==> flow/design.v <==
module CPU_6507(
	output [12:0] addr_bus,
	output reg [7:0] d_out,
	input [7:0] d_in,
	output reg wenb,
	input clk,
	input rstb,
	input rdy
);
reg [7:0] A;
reg [7:0] X;
reg [7:0] Y;
reg carry;
reg intr_disable;
reg overflow;
reg decimal;
reg [7:0] stack_ptr;
reg negative;
reg zero;
reg [15:0] PC;
reg [15:0] full_addr;
assign addr_bus = full_addr[12:0];
reg [7:0] addr_in_buff;
reg [7:0] I;
reg is_reset;
reg [3:0] phase;
wire [7:0] instr = phase == 1 ? d_in : I;
wire isNOP = instr == 8'hEA;
wire isLoadOrStore = instr[7:6] == 2'b10 && !isNOP && !(
		instr == 8'h90 ||
		instr == 8'hB0 ||
		instr[3:0] == 4'h8 ||
		instr[3:0] == 4'hA
	);
wire isLoad = isLoadOrStore && instr[5];
wire isStore = isLoadOrStore && !instr[5];
wire isJSR = instr == 8'h20;
wire isRTS = instr == 8'h60;
wire isRTI = instr == 8'h40;
wire isTransfer = instr == 8'h98 || instr == 8'hA8 || (instr[3:0] == 4'hA && instr[7:6] == 2'b10);
wire isBranch = instr[4:0] == 5'h10;
wire isJump = instr == 8'h4C || instr == 8'h6C;
wire isStack = ~instr[7] && instr[4:0] == 5'h08;
wire pull = instr[5];
wire isSpecial = (~instr[7] && instr[4:0] == 5'h18) || instr == 8'hB8 || instr == 8'hD8 || instr == 8'hF8;
wire isArith = !isLoadOrStore && !isNOP && !isTransfer && !isBranch && !isJump && !isTransfer && !isStack && !isSpecial;
wire isBreak = instr == 8'h00;
wire isImplied = instr[3:0] == 4'hA || instr[3:0] == 4'h8;
wire isImmediate = instr[4:0] == 5'h09 || instr[3:0] == 4'h02 || (instr[7] && ~instr[4] && instr[3:0] == 0); 
wire isIndexed = instr[4];
wire indexedByY = instr[3:0] == 4'h1 || instr[3:0] == 4'h9 || instr == 8'h96 || instr == 8'hB6 || instr == 8'hBE;
wire indexedIndirect = instr[4:0] == 5'h01;
wire indirectIndexed = instr[4:0] == 5'h11;
wire zeropage = (indexedIndirect || indirectIndexed || instr[3:2] == 2'b01) && !isImplied;
wire addr16 = !isImmediate && (instr[3:0] == 4'h9 || instr[3:2] == 2'b11 || instr == 8'h20) && !isImplied;
wire isCompare = (instr[7:5] == 3'b110 && instr[1:0] == 2'b01) || instr[3:0] == 4'h4 || instr[3:0] == 4'h0 || instr[3:0] == 4'hC;
wire isBit = instr == 8'h2C || instr == 8'h24;
wire [7:0] ALU_in1 = ~instr[0] && instr[3:0] != 4'hA && ~instr[7] ? d_in : (  
		instr[7] && instr[1:0] == 2'b00 ? (instr[5] ? X : Y) : (
		instr[7] && instr[1:0] == 2'b01 ? A : (
		(instr[7] && instr[1:0] == 2'b10 && instr != 8'hCA) || isBit ? d_in : (
		instr == 8'hCA ? X : (instr == 8'h88 ? Y : A)
	))));
wire [7:0] ALU_in2 = d_in;
wire [7:0] ALU_nin2 = ~d_in;
reg [8:0] ALU_res;
wire [7:0] ALU_sub = ALU_in1 - ALU_in2;
wire [7:0] ALU_sbc = ALU_sub - !carry;
wire [3:0] ALU_opsel = {instr[0], instr[7:5]};
wire [8:0] CMP_res = {1'b0, ALU_in1} + {1'b0, ALU_nin2} + 9'd1;
always @(*) begin
	case(ALU_opsel)
		0: ALU_res <= {ALU_in1, 1'b0};
		1: ALU_res <= {ALU_in1, carry};
		2: ALU_res <= {ALU_in1[0], 1'b0, ALU_in1[7:1]};
		3: ALU_res <= {ALU_in1[0], carry, ALU_in1[7:1]};
		4: ALU_res <= {carry, ALU_in1 - 1'b1};
		5: ALU_res <= {carry, ALU_in1};
		6: ALU_res <= instr == 8'hC8 ? {carry, ALU_in1 + 1'b1} : {carry, ALU_in1 - 1'b1};
		7: ALU_res <= {carry, ALU_in1 + 1'b1};
		8: ALU_res <= {carry, ALU_in1 | ALU_in2};
		9: ALU_res <= {carry, ALU_in1 & ALU_in2};
		10: ALU_res <= {carry, ALU_in1 ^ ALU_in2};
		11: ALU_res <= ALU_in1 + ALU_in2 + carry;
		12: ALU_res <= {carry, ALU_in1};
		13: ALU_res <= {carry, ALU_in1};
		14: ALU_res <= ALU_in1 + ALU_nin2 + 1'b1;
		15: ALU_res <= ALU_in1 + ALU_nin2 + carry;
	endcase
end
wire toA = !isLoadOrStore && !isCompare && (
		instr[3:0] == 4'h1 ||
		instr[3:0] == 4'h5 ||
		instr[3:0] == 4'h9 ||
		(instr[3:0] == 4'hA && ~instr[7]) ||
		instr[3:0] == 4'hD
	);
wire toY = instr == 8'hC8 || instr == 8'h88;
wire toX = instr == 8'hE8 || instr == 8'hCA;
wire toMem = (instr[3:0] == 4'hE || instr[3:0] == 4'h6) && !isLoadOrStore;
wire loadstoreTargetA = instr[1:0] == 2'b01;
wire loadstoreTargetX = instr[1:0] == 2'b10;
wire loadstoreTargetY = instr[1:0] == 2'b00;
wire [7:0] status_word = {negative, overflow, 1'b0, 1'b0, decimal, intr_disable, zero, carry};
reg should_branch;
always @(*) begin
	case(instr[7:5])
		0: should_branch <= negative == 1'b0;
		1: should_branch <= negative == 1'b1;
		2: should_branch <= overflow == 1'b0;
		3: should_branch <= overflow == 1'b1;
		4: should_branch <= carry == 1'b0;
		5: should_branch <= carry == 1'b1;
		6: should_branch <= zero == 1'b0;
		7: should_branch <= zero == 1'b1;
	endcase
end
wire [2:0] transfer_idx = {instr[1], instr[5:4]};
reg [7:0] transfer_source;
always @(*) begin
	case(transfer_idx)
		1: transfer_source <= Y;
		2: transfer_source <= A;
		4: transfer_source <= X;
		5: transfer_source <= X;
		6: transfer_source <= A;
		7: transfer_source <= stack_ptr;
		default: transfer_source <= A;
	endcase
end
always @(posedge clk) begin
	if(!rstb) begin
		d_out <= 8'h00;
		full_addr <= 16'h0000;
		phase <= 2;
		is_reset <= 1'b1;
		I <= 8'h00;  
		wenb <= 1'b1;
		carry <= 1'b0;
		addr_in_buff <= 8'h00;
		intr_disable <= 1'b1;
		overflow <= 1'b0;
		decimal <= 1'b0;
		stack_ptr <= 8'h00;
		negative <= 1'b0;
		A <= 8'h00;
		X <= 8'h00;
		Y <= 8'h00;
		zero <= 1'b1;
	end else if(rdy) begin
		phase <= phase + 1;
		if(phase == 0) begin
			wenb <= 1'b1;
			full_addr <= PC;
			PC <= PC + 1;
		end else if(phase == 1) begin
			I <= d_in;
			if(isNOP) begin
				phase <= 0;
			end else if(isStack) begin
				if(pull) begin
					full_addr <= {8'h01, stack_ptr + 1'b1};
					stack_ptr <= stack_ptr + 1'b1;
					wenb <= 1'b1;
					phase <= 4;
				end else begin
					full_addr <= {8'h01, stack_ptr};
					stack_ptr <= stack_ptr - 1'b1;
					wenb <= 1'b0;
					d_out <= instr[6] ? A : status_word;
					phase <= 0;
				end
			end else if(isSpecial) begin
				case(instr[7:5])
					0: carry <= 1'b0;
					1: carry <= 1'b1;
					2: intr_disable <= 1'b0;
					3: intr_disable <= 1'b1;
					5: overflow <= 1'b0;
					6: decimal <= 1'b0;
					7: decimal <= 1'b1;
				endcase
				phase <= 0;
			end else if(isRTS || isRTI) begin
				phase <= isRTS ? 14 : 13;
				full_addr <= {8'h01, stack_ptr + 1'b1};
				stack_ptr <= stack_ptr + 1;
				wenb <= 1'b1;
			end else if(isTransfer) begin
				case(transfer_idx)
					1: A <= transfer_source;
					2: Y <= transfer_source;
					4: A <= transfer_source;
					5: stack_ptr <= transfer_source;
					6: X <= transfer_source;
					7: X <= transfer_source;
				endcase
				if(transfer_idx != 5) begin
					negative <= transfer_source[7];
					zero <= transfer_source == 8'h00;
				end
				phase <= 0;
			end else begin
				if(isImmediate || isBranch) begin
					full_addr <= PC;
					PC <= PC + 1;
					phase <= 4;
				end
				if(zeropage || addr16 || isJump || isJSR) begin
					full_addr <= PC;
					PC <= PC + 1;
				end
			end
		end else if(phase == 2) begin
			if(isBreak) begin
				full_addr <= 16'hFFFC | (~is_reset << 1);
			end else begin
				if(zeropage) begin
					if(indexedIndirect) begin
						full_addr <= {8'h00, d_in + X};
						phase <= 8;
					end else if(indirectIndexed) begin
						full_addr <= {8'h00, d_in};
						phase <= 8;
					end else if(isIndexed) begin
						full_addr <= {8'h00, d_in + (indexedByY ? Y : X)};
						phase <= 4;
					end else begin
						full_addr <= {8'h00, d_in};
						phase <= 4;
					end
				end
				if(addr16 || isJump || isJSR) begin
					addr_in_buff <= d_in;
					full_addr <= PC;
					PC <= PC + 1;
					if(isJSR) begin
						phase <= 10;
					end
				end
			end
		end else if(phase == 3) begin
			if(isBreak) begin
				addr_in_buff <= d_in;
				full_addr <= full_addr | 1;
			end else if(addr16 || isJump) begin
				if(instr == 8'h6C) begin
					full_addr <= {d_in, addr_in_buff};
					phase <= 8;
				end else if(isIndexed) begin
					full_addr <= {d_in, addr_in_buff} + (indexedByY ? Y : X);
				end else begin
					full_addr <= {d_in, addr_in_buff};
				end
			end
		end else if(phase == 4) begin
			phase <= 0;
			if(isBreak) begin
				if(is_reset) begin
					PC <= {d_in, addr_in_buff};
				end else begin
					phase <= 10;
				end
				is_reset <= 1'b0;
			end else if(isStack) begin
				if(instr[6]) begin
					A <= d_in;
					negative <= d_in[7];
					zero <= d_in == 8'h00;
				end else begin
					negative <= d_in[7];
					overflow <= d_in[6];
					decimal <= d_in[3];
					intr_disable <= d_in[2];
					zero <= d_in[1];
					carry <= d_in[0];
				end
			end else if(isJump) begin
				PC <= full_addr;
			end else if(isBranch) begin
				if(should_branch) begin
					PC <= PC + {d_in[7], d_in[7], d_in[7], d_in[7], d_in[7], d_in[7], d_in[7], d_in[7], d_in};
				end
			end else if(isBit) begin
				negative <= ALU_in1[7];
				overflow <= ALU_in1[6];
				zero <= (A & d_in) == 8'h00;
			end else if(isLoadOrStore) begin
				if(isLoad) begin
					if(loadstoreTargetA) begin
						A <= d_in;
					end else if(loadstoreTargetX) begin
						X <= d_in;
					end else if(loadstoreTargetY) begin
						Y <= d_in;
					end
					negative <= d_in[7];
					zero <= d_in == 8'h00;
				end else if(isStore) begin
					if(loadstoreTargetA) begin
						d_out <= A;
					end else if(loadstoreTargetX) begin
						d_out <= X;
					end else if(loadstoreTargetY) begin
						d_out <= Y;
					end
					wenb <= 1'b0;
				end
			end else if(toMem) begin
				d_out <= ALU_res[7:0];
				wenb <= 1'b0;
				negative <= ALU_res[7];
				zero <= ALU_res[7:0] == 0;
				if(~instr[7]) begin
					carry <= ALU_res[8];
				end
			end else if(toA) begin
				A <= ALU_res[7:0];
				carry <= ALU_res[8];
				zero <= ALU_res[7:0] == 0;
				negative <= ALU_res[7];
				if(ALU_opsel == 4'd11 || ALU_opsel == 4'd15) begin
					overflow <= (ALU_in1[7] == (ALU_opsel == 4'd11 ? ALU_in2[7] : ALU_nin2[7])) && (ALU_res[7] != ALU_in1[7]);
				end
			end else if(toX) begin
				X <= ALU_res[7:0];
				zero <= ALU_res[7:0] == 0;
				negative <= ALU_res[7];
			end else if(toY) begin
				Y <= ALU_res[7:0];
				zero <= ALU_res[7:0] == 0;
				negative <= ALU_res[7];
			end else if(isCompare) begin
				carry <= CMP_res[8];
				zero <= CMP_res[7:0] == 0;
				negative <= CMP_res[7];
			end
		end else if(phase == 8) begin
			addr_in_buff <= d_in;
			full_addr <= {full_addr[15:8], full_addr[7:0] + 1'b1};
			wenb <= 1'b1;
		end else if(phase == 9) begin
			if(indirectIndexed) begin
				full_addr <= {d_in, addr_in_buff} + Y;
			end else begin
				full_addr <= {d_in, addr_in_buff};
			end
			phase <= 4;
		end else if(phase == 10) begin
			full_addr <= {8'h01, stack_ptr};
			d_out <= PC[15:8];
			PC[15:8] <= d_in;
			wenb <= 1'b0;
			stack_ptr <= stack_ptr - 1;
		end else if(phase == 11) begin
			full_addr <= {8'h01, stack_ptr};
			d_out <= PC[7:0];
			PC[7:0] <= addr_in_buff;
			wenb <= 1'b0;
			stack_ptr <= stack_ptr - 1;
			if(!isBreak) begin
				phase <= 0;
			end
		end else if(phase == 12) begin
			full_addr <= {8'h01, stack_ptr};
			d_out <= status_word;
			wenb <= 1'b0;
			stack_ptr <= stack_ptr - 1;
			phase <= 0;
			intr_disable <= 1'b1;
		end else if(phase == 13) begin
			negative <= d_in[7];
			overflow <= d_in[6];
			decimal <= d_in[3];
			intr_disable <= d_in[2];
			zero <= d_in[1];
			carry <= d_in[0];
			full_addr <= {8'h01, stack_ptr + 1'b1};
			stack_ptr <= stack_ptr + 1;
			wenb <= 1'b1;
		end else if(phase == 14) begin
			PC[7:0] <= d_in;
			full_addr <= {8'h01, stack_ptr + 1'b1};
			stack_ptr <= stack_ptr + 1;
			wenb <= 1'b1;
		end else if(phase == 15) begin
			PC[15:8] <= d_in;
			full_addr <= {8'h01, stack_ptr + 1'b1};
			wenb <= 1'b1;
			phase <= 0;
		end else begin
			phase <= 0;
		end
	end
end
endmodule
---- Step by step through the tools: CPU_6507 ----
The steps from the RTL of CPU_6507 to its reports follow in flow order.
Line numbers count from 1 in the design file above.
A cell with - has no value.
design
  top ..................................... CPU_6507
  clock input ............................. clk
  standard-cell library ................... sky130hd
  library corner .......................... tt_025C_1v80

---- Elaborated design ----
Source: Yosys, flattened and elaborated, memories not mapped. Widths are those after wreduce. Registers that Yosys merges into a memory's read port (data or address) are not register bits. Print and check cells do not count.
operators by class
  add/subtract/negate cells ............... 21
  $mul .................................... 0
  div/mod/pow operators ................... 0
  order comparisons ....................... 0
  equality and inequality tests ........... 211
  shift operators ......................... 0
  multiplexer cells ....................... 419
  bitwise gates (word level) .............. 17
  reductions and logical operators ........ 119
operators by type and width
  cell                                                              number
  8-bit two-way mux                                                 186
  16-bit two-way mux                                                28
  1-bit two-way mux                                                 167
  9-bit case mux with 14-bit select                                 1
  8-bit equality test with constant B                               15
  4-bit two-way mux                                                 30
  4-bit equality test with constant B                               22
  5-bit inequality test with constant B                             16
  6-bit inequality test with constant B                             13
  22-bit AND reduction                                              3
  3-bit inequality test with constant B                             21
  4-bit inequality test with constant B                             14
  24-bit AND reduction                                              2
  8-bit zero test                                                   6
  21-bit AND reduction                                              2
  1-bit logical OR                                                  40
  16-bit by 8-bit adder with 16-bit output                          2
  16-bit AND reduction                                              2
  2-bit inequality test with constant B                             16
  4-bit by 3-bit equality test with 1-bit output with constant B    8
  8-bit by 1-bit adder with 8-bit output with constant B            4
  8-bit by 7-bit equality test with 1-bit output with constant B    4
  7-bit inequality test with constant B                             4
  8-bit by 8-bit adder with 9-bit output                            3
  1-bit logical AND                                                 24
  3-bit by 1-bit inequality test with 1-bit output with constant B  8
  3-bit equality test with constant B                               8
  8-bit by 1-bit subtractor with 8-bit output with constant B       3
Other operator kinds: 64; their cells: 135.
word-level totals
  register bits ........................... 100
  bits in latches ......................... 0
  RAM bits ................................ 0
  bits in read-only memories .............. 0
  word width x clocked read ports ......... 0
  memories kept ........................... 0
  bits of input ports ..................... 11
  output and inout port bits .............. 22
  elaborated cells ........................ 808

---- Depth ----
Depth = most cells in a row (Yosys ltp): at word level without a register or memory, in the mapped netlist without a sequential cell, where the memories' decode and read muxes count.
depth
  word-level depth ........................ 28
  ABC_AREA ................................ 1
  mapped depth ............................ 46

---- Mapped cells and area ----
Yosys stat after the flow's synthesis: flattened, memories mapped to cells. It holds for the ABC_AREA given above (unset counts as 0); a run with the other value may have another netlist.
cell types
  type                       number  area in all (um^2)
  sky130_fd_sc_hd__nand2_1   455     1.71E+03
  sky130_fd_sc_hd__dfxtp_1   84      1.68E+03
  sky130_fd_sc_hd__o21ai_0   232     1.16E+03
  sky130_fd_sc_hd__ha_1      83      1.04E+03
  sky130_fd_sc_hd__a21oi_1   204     1.02E+03
  sky130_fd_sc_hd__inv_1     266     998.458
  sky130_fd_sc_hd__nor2_1    235     882.096
  sky130_fd_sc_hd__nand3_1   120     600.576
  sky130_fd_sc_hd__xor2_1    67      586.813
  sky130_fd_sc_hd__edfxtp_1  16      480.461
  sky130_fd_sc_hd__o211ai_1  41      307.795
  sky130_fd_sc_hd__clkbuf_1  67      251.491
  sky130_fd_sc_hd__a31oi_1   34      212.704
  sky130_fd_sc_hd__nor3_1    41      205.197
  sky130_fd_sc_hd__o22ai_1   31      193.936
  sky130_fd_sc_hd__o221ai_1  21      183.926
  sky130_fd_sc_hd__fa_1      9       180.173
  sky130_fd_sc_hd__a211oi_1  23      172.666
Not listed: further types 51, cells in them 317.
mapped netlist
  cell count .............................. 2346
  synthesis area .......................... 14228.6 um^2
  mapped flip-flops ....................... 100

---- Timing after synthesis ----
Path of least setup slack by OpenSTA after synthesis, without wires, with an ideal clock, recovery checks aside; 20% of the period is set as input and as output delay. Where synthesis merged equal registers, the netlist keeps one of their names.
timing path after synthesis
  path kind ............................... input-to-reg
  start point ............................. input port d_in[0]
  end point ............................... register X[7]
  clock period ............................ 9000 ps
  setup time .............................. 115 ps
  launch time at the first pin ............ 1800 ps
  arrival time ............................ 5896 ps
  path slack .............................. 2989 ps
  delay of the path ....................... 4211 ps
  driving pins on the path ................ 32
  path buffers ............................ 2
  synthesis period reached ................ 6011 ps
"delay of the path" is the arrival time less input delay plus setup time.
"driving pins on the path" counts driving pins, that of a launching flip-flop among them; a cell with two outputs on the path counts twice.
"synthesis period reached" is the clock period less the worst setup slack; recovery checks do not enter. This is arithmetic on one report: input and output delays are still those of the set period (20% each).
Between the ends stands the longest chain of elaborated cells between them, by number of cells; it is not shown to be the way that was timed. Of several equally long chains one is given.
Each line given opens the expression or statement behind the cell; cells for indexed reads and writes are added by Yosys, which also makes memories of some case tables.
At most two assigning lines are given for a register; there are more.
on the way, after synthesis
  cell sequence ........................... sky130_fd_sc_hd__inv_1 sky130_fd_sc_hd__nand3_1 sky130_fd_sc_hd__nand2_2 sky130_fd_sc_hd__nand2_2 sky130_fd_sc_hd__nor2_8 sky130_fd_sc_hd__nand2_2 sky130_fd_sc_hd__nand2_1 sky130_fd_sc_hd__nand2_2 sky130_fd_sc_hd__buf_6 sky130_fd_sc_hd__a21oi_1 sky130_fd_sc_hd__nand2_1 sky130_fd_sc_hd__nand2_1 sky130_fd_sc_hd__nand2_1 sky130_fd_sc_hd__nand2_4 sky130_fd_sc_hd__inv_1 sky130_fd_sc_hd__ha_1 sky130_fd_sc_hd__clkbuf_1 sky130_fd_sc_hd__nand2_1 sky130_fd_sc_hd__or2_2 sky130_fd_sc_hd__nand3_1 sky130_fd_sc_hd__xor2_1 sky130_fd_sc_hd__nand2_1 sky130_fd_sc_hd__xnor2_1 sky130_fd_sc_hd__a211oi_1 sky130_fd_sc_hd__o211ai_1 sky130_fd_sc_hd__nor2_1 sky130_fd_sc_hd__nand4_4 sky130_fd_sc_hd__nand2_2 sky130_fd_sc_hd__o21ai_2 sky130_fd_sc_hd__nor2_1 sky130_fd_sc_hd__nor2_1 sky130_fd_sc_hd__o21a_1
  cells in the longest elaborated chain ... 25
ends and longest elaborated chain, after synthesis
  what                  line  source
  start: declaration    4     input [7:0] d_in,
  8-bit two-way mux     27    wire [7:0] instr = phase == 1 ? d_in : I;
  2-bit equality test   61    (instr[7] && instr[1:0] == 2'b10 && instr != 8'hCA) || isBit ? d_in : (
  1-bit logical AND x2  61
  1-bit logical OR      61
  8-bit two-way mux     61
  8-bit two-way mux     60    instr[7] && instr[1:0] == 2'b01 ? A : (
  8-bit two-way mux     59    instr[7] && instr[1:0] == 2'b00 ? (instr[5] ? X : Y) : (
  (+10 left out)        -
  8-bit two-way mux     278   end else if(isJump) begin
  8-bit two-way mux     265   end else if(isStack) begin
  8-bit two-way mux     258   if(isBreak) begin
  8-bit two-way mux     256   end else if(phase == 4) begin
  8-bit two-way mux     242   end else if(phase == 3) begin
  8-bit two-way mux     214   end else if(phase == 2) begin
  8-bit two-way mux     156   end else if(phase == 1) begin
  end: assignment       195   6: X <= transfer_source;
  end: assignment       196   7: X <= transfer_source;
  end: declaration      11    reg [7:0] X;

---- Worst path after layout ----
Path of least setup slack in the final report of run 1 (OpenROAD, finished layout, wires in). Where an end is a register, its clock arrival counts in the times.
The report prints the path's times to 10 ps; the period is as set.
timing path after layout
  path kind ............................... input-to-reg
  start point ............................. input port d_in[1]
  end point ............................... register d_out[4]
  clock period ............................ 5550 ps
  setup time .............................. 110 ps
  launch time at the first pin ............ 1110 ps
  arrival time ............................ 5630 ps
  path slack .............................. 220 ps
  driving pins on the path ................ 32
  path buffers ............................ 4
Between the ends stands the longest chain of elaborated cells between them, by number of cells; it is not shown to be the way that was timed. Of several equally long chains one is given.
At most two assigning lines are given for a register; there are more.
on the way, after layout
  cell sequence ........................... sky130_fd_sc_hd__clkdlybuf4s50_1 sky130_fd_sc_hd__buf_6 sky130_fd_sc_hd__inv_1 sky130_fd_sc_hd__nand3_1 sky130_fd_sc_hd__nand2_2 sky130_fd_sc_hd__nand2_4 sky130_fd_sc_hd__nor2_4 sky130_fd_sc_hd__nand2_4 sky130_fd_sc_hd__buf_4 sky130_fd_sc_hd__nand2_1 sky130_fd_sc_hd__nand3_1 sky130_fd_sc_hd__nand3_2 sky130_fd_sc_hd__nand2_1 sky130_fd_sc_hd__nand2_1 sky130_fd_sc_hd__nand2_1 sky130_fd_sc_hd__nand2_4 sky130_fd_sc_hd__inv_4 sky130_fd_sc_hd__fa_2 sky130_fd_sc_hd__ha_2 sky130_fd_sc_hd__nand3b_1 sky130_fd_sc_hd__nor2_1 sky130_fd_sc_hd__inv_1 sky130_fd_sc_hd__a311oi_2 sky130_fd_sc_hd__o21ai_1 sky130_fd_sc_hd__o21bai_1 sky130_fd_sc_hd__inv_1 sky130_fd_sc_hd__nand2_1 sky130_fd_sc_hd__o21ai_1 sky130_fd_sc_hd__buf_4 sky130_fd_sc_hd__nand2_1 sky130_fd_sc_hd__a21oi_1 sky130_fd_sc_hd__a21oi_1
  cells in the longest elaborated chain ... 23
ends and longest elaborated chain, after layout
  what                  line  source
  start: declaration    4     input [7:0] d_in,
  8-bit two-way mux     27    wire [7:0] instr = phase == 1 ? d_in : I;
  2-bit equality test   61    (instr[7] && instr[1:0] == 2'b10 && instr != 8'hCA) || isBit ? d_in : (
  1-bit logical AND x2  61
  1-bit logical OR      61
  8-bit two-way mux     61
  8-bit two-way mux     60    instr[7] && instr[1:0] == 2'b01 ? A : (
  8-bit two-way mux     59    instr[7] && instr[1:0] == 2'b00 ? (instr[5] ? X : Y) : (
  (+8 left out)         -
  8-bit two-way mux     278   end else if(isJump) begin
  8-bit two-way mux     265   end else if(isStack) begin
  8-bit two-way mux     258   if(isBreak) begin
  8-bit two-way mux     256   end else if(phase == 4) begin
  8-bit two-way mux     242   end else if(phase == 3) begin
  8-bit two-way mux     214   end else if(phase == 2) begin
  8-bit two-way mux     156   end else if(phase == 1) begin
  end: assignment       170   d_out <= instr[6] ? A : status_word;
  end: assignment       310   d_out <= ALU_res[7:0];
  end: declaration      3     output reg [7:0] d_out,

==> results <==
CPU_6507 through Yosys and OpenROAD on sky130hd: 4 stored runs, unordered, with their settings and measured results. The constraints put input and output delay at 20% of the set period each and load the outputs with 0.01 pF.
"clock period achieved" is the run's clock period less its worst setup slack. It is reckoned from that one timing run; input and output delays stay at 20% of the period that was set.
"total design power" rests on the timing tool's default activity at the inputs, not on a simulated workload.

---- run 1 ----
settings
  ABC_AREA = 1
  CAP_MARGIN = 10
  CORE_UTILIZATION = 23
  PLACE_DENSITY_LB_ADDON = 0.12
  SLEW_MARGIN = 30
  TNS_END_PERCENT = 80
  period_ns = 5.55
  CORE_MARGIN = 2
results
  synthesis area .......................... 14228.6 um^2
  worst slack on setup checks ............. 218 ps
  overall die area ........................ 63869.9 um^2
  total design power ...................... 6.545 mW
  clock period achieved ................... 5332 ps
  standard-cell area after routing ........ 18002.3 um^2

---- run 2 ----
settings
  ABC_AREA = 1
  CAP_MARGIN = 10
  CELL_PAD_IN_SITES_GLOBAL_PLACEMENT = 1
  CORE_ASPECT_RATIO = 0.55
  CORE_MARGIN = 9
  CORE_UTILIZATION = 23
  GPL_ROUTABILITY_DRIVEN = 0
  PLACE_DENSITY_LB_ADDON = 0.12
  SLEW_MARGIN = 30
  TNS_END_PERCENT = 80
  period_ns = 4.94
results
  synthesis area .......................... 14228.6 um^2
  worst slack on setup checks ............. -54 ps
  overall die area ........................ 71545.3 um^2
  total design power ...................... 8.783 mW
  clock period achieved ................... 4994 ps
  standard-cell area after routing ........ 20494.7 um^2

---- run 3 ----
settings
  CAP_MARGIN = 35
  CORE_UTILIZATION = 69
  CTS_CLUSTER_SIZE = 37
  MAX_ROUTING_LAYER = met5
  PLACE_DENSITY_LB_ADDON = 0.06
  SETUP_SLACK_MARGIN = -0.42
  SLEW_MARGIN = 15
  period_ns = 7.67
  CORE_MARGIN = 2
results
  synthesis area .......................... 14682.8 um^2
  worst slack on setup checks ............. 332 ps
  overall die area ........................ 22462.5 um^2
  total design power ...................... 3.420 mW
  clock period achieved ................... 7338 ps
  standard-cell area after routing ........ 15611.2 um^2

---- run 4 ----
settings
  CAP_MARGIN = 15
  CELL_PAD_IN_SITES_DETAIL_PLACEMENT = 2
  CORE_ASPECT_RATIO = 1.05
  CORE_UTILIZATION = 40
  CTS_CLUSTER_SIZE = 96
  MIN_ROUTING_LAYER = met1
  PLACE_DENSITY = 0.87
  SLEW_MARGIN = 15
  TNS_END_PERCENT = 30
  period_ns = 12.7
  CORE_MARGIN = 2
results
  stopped before the end: routing reported GRT-0116
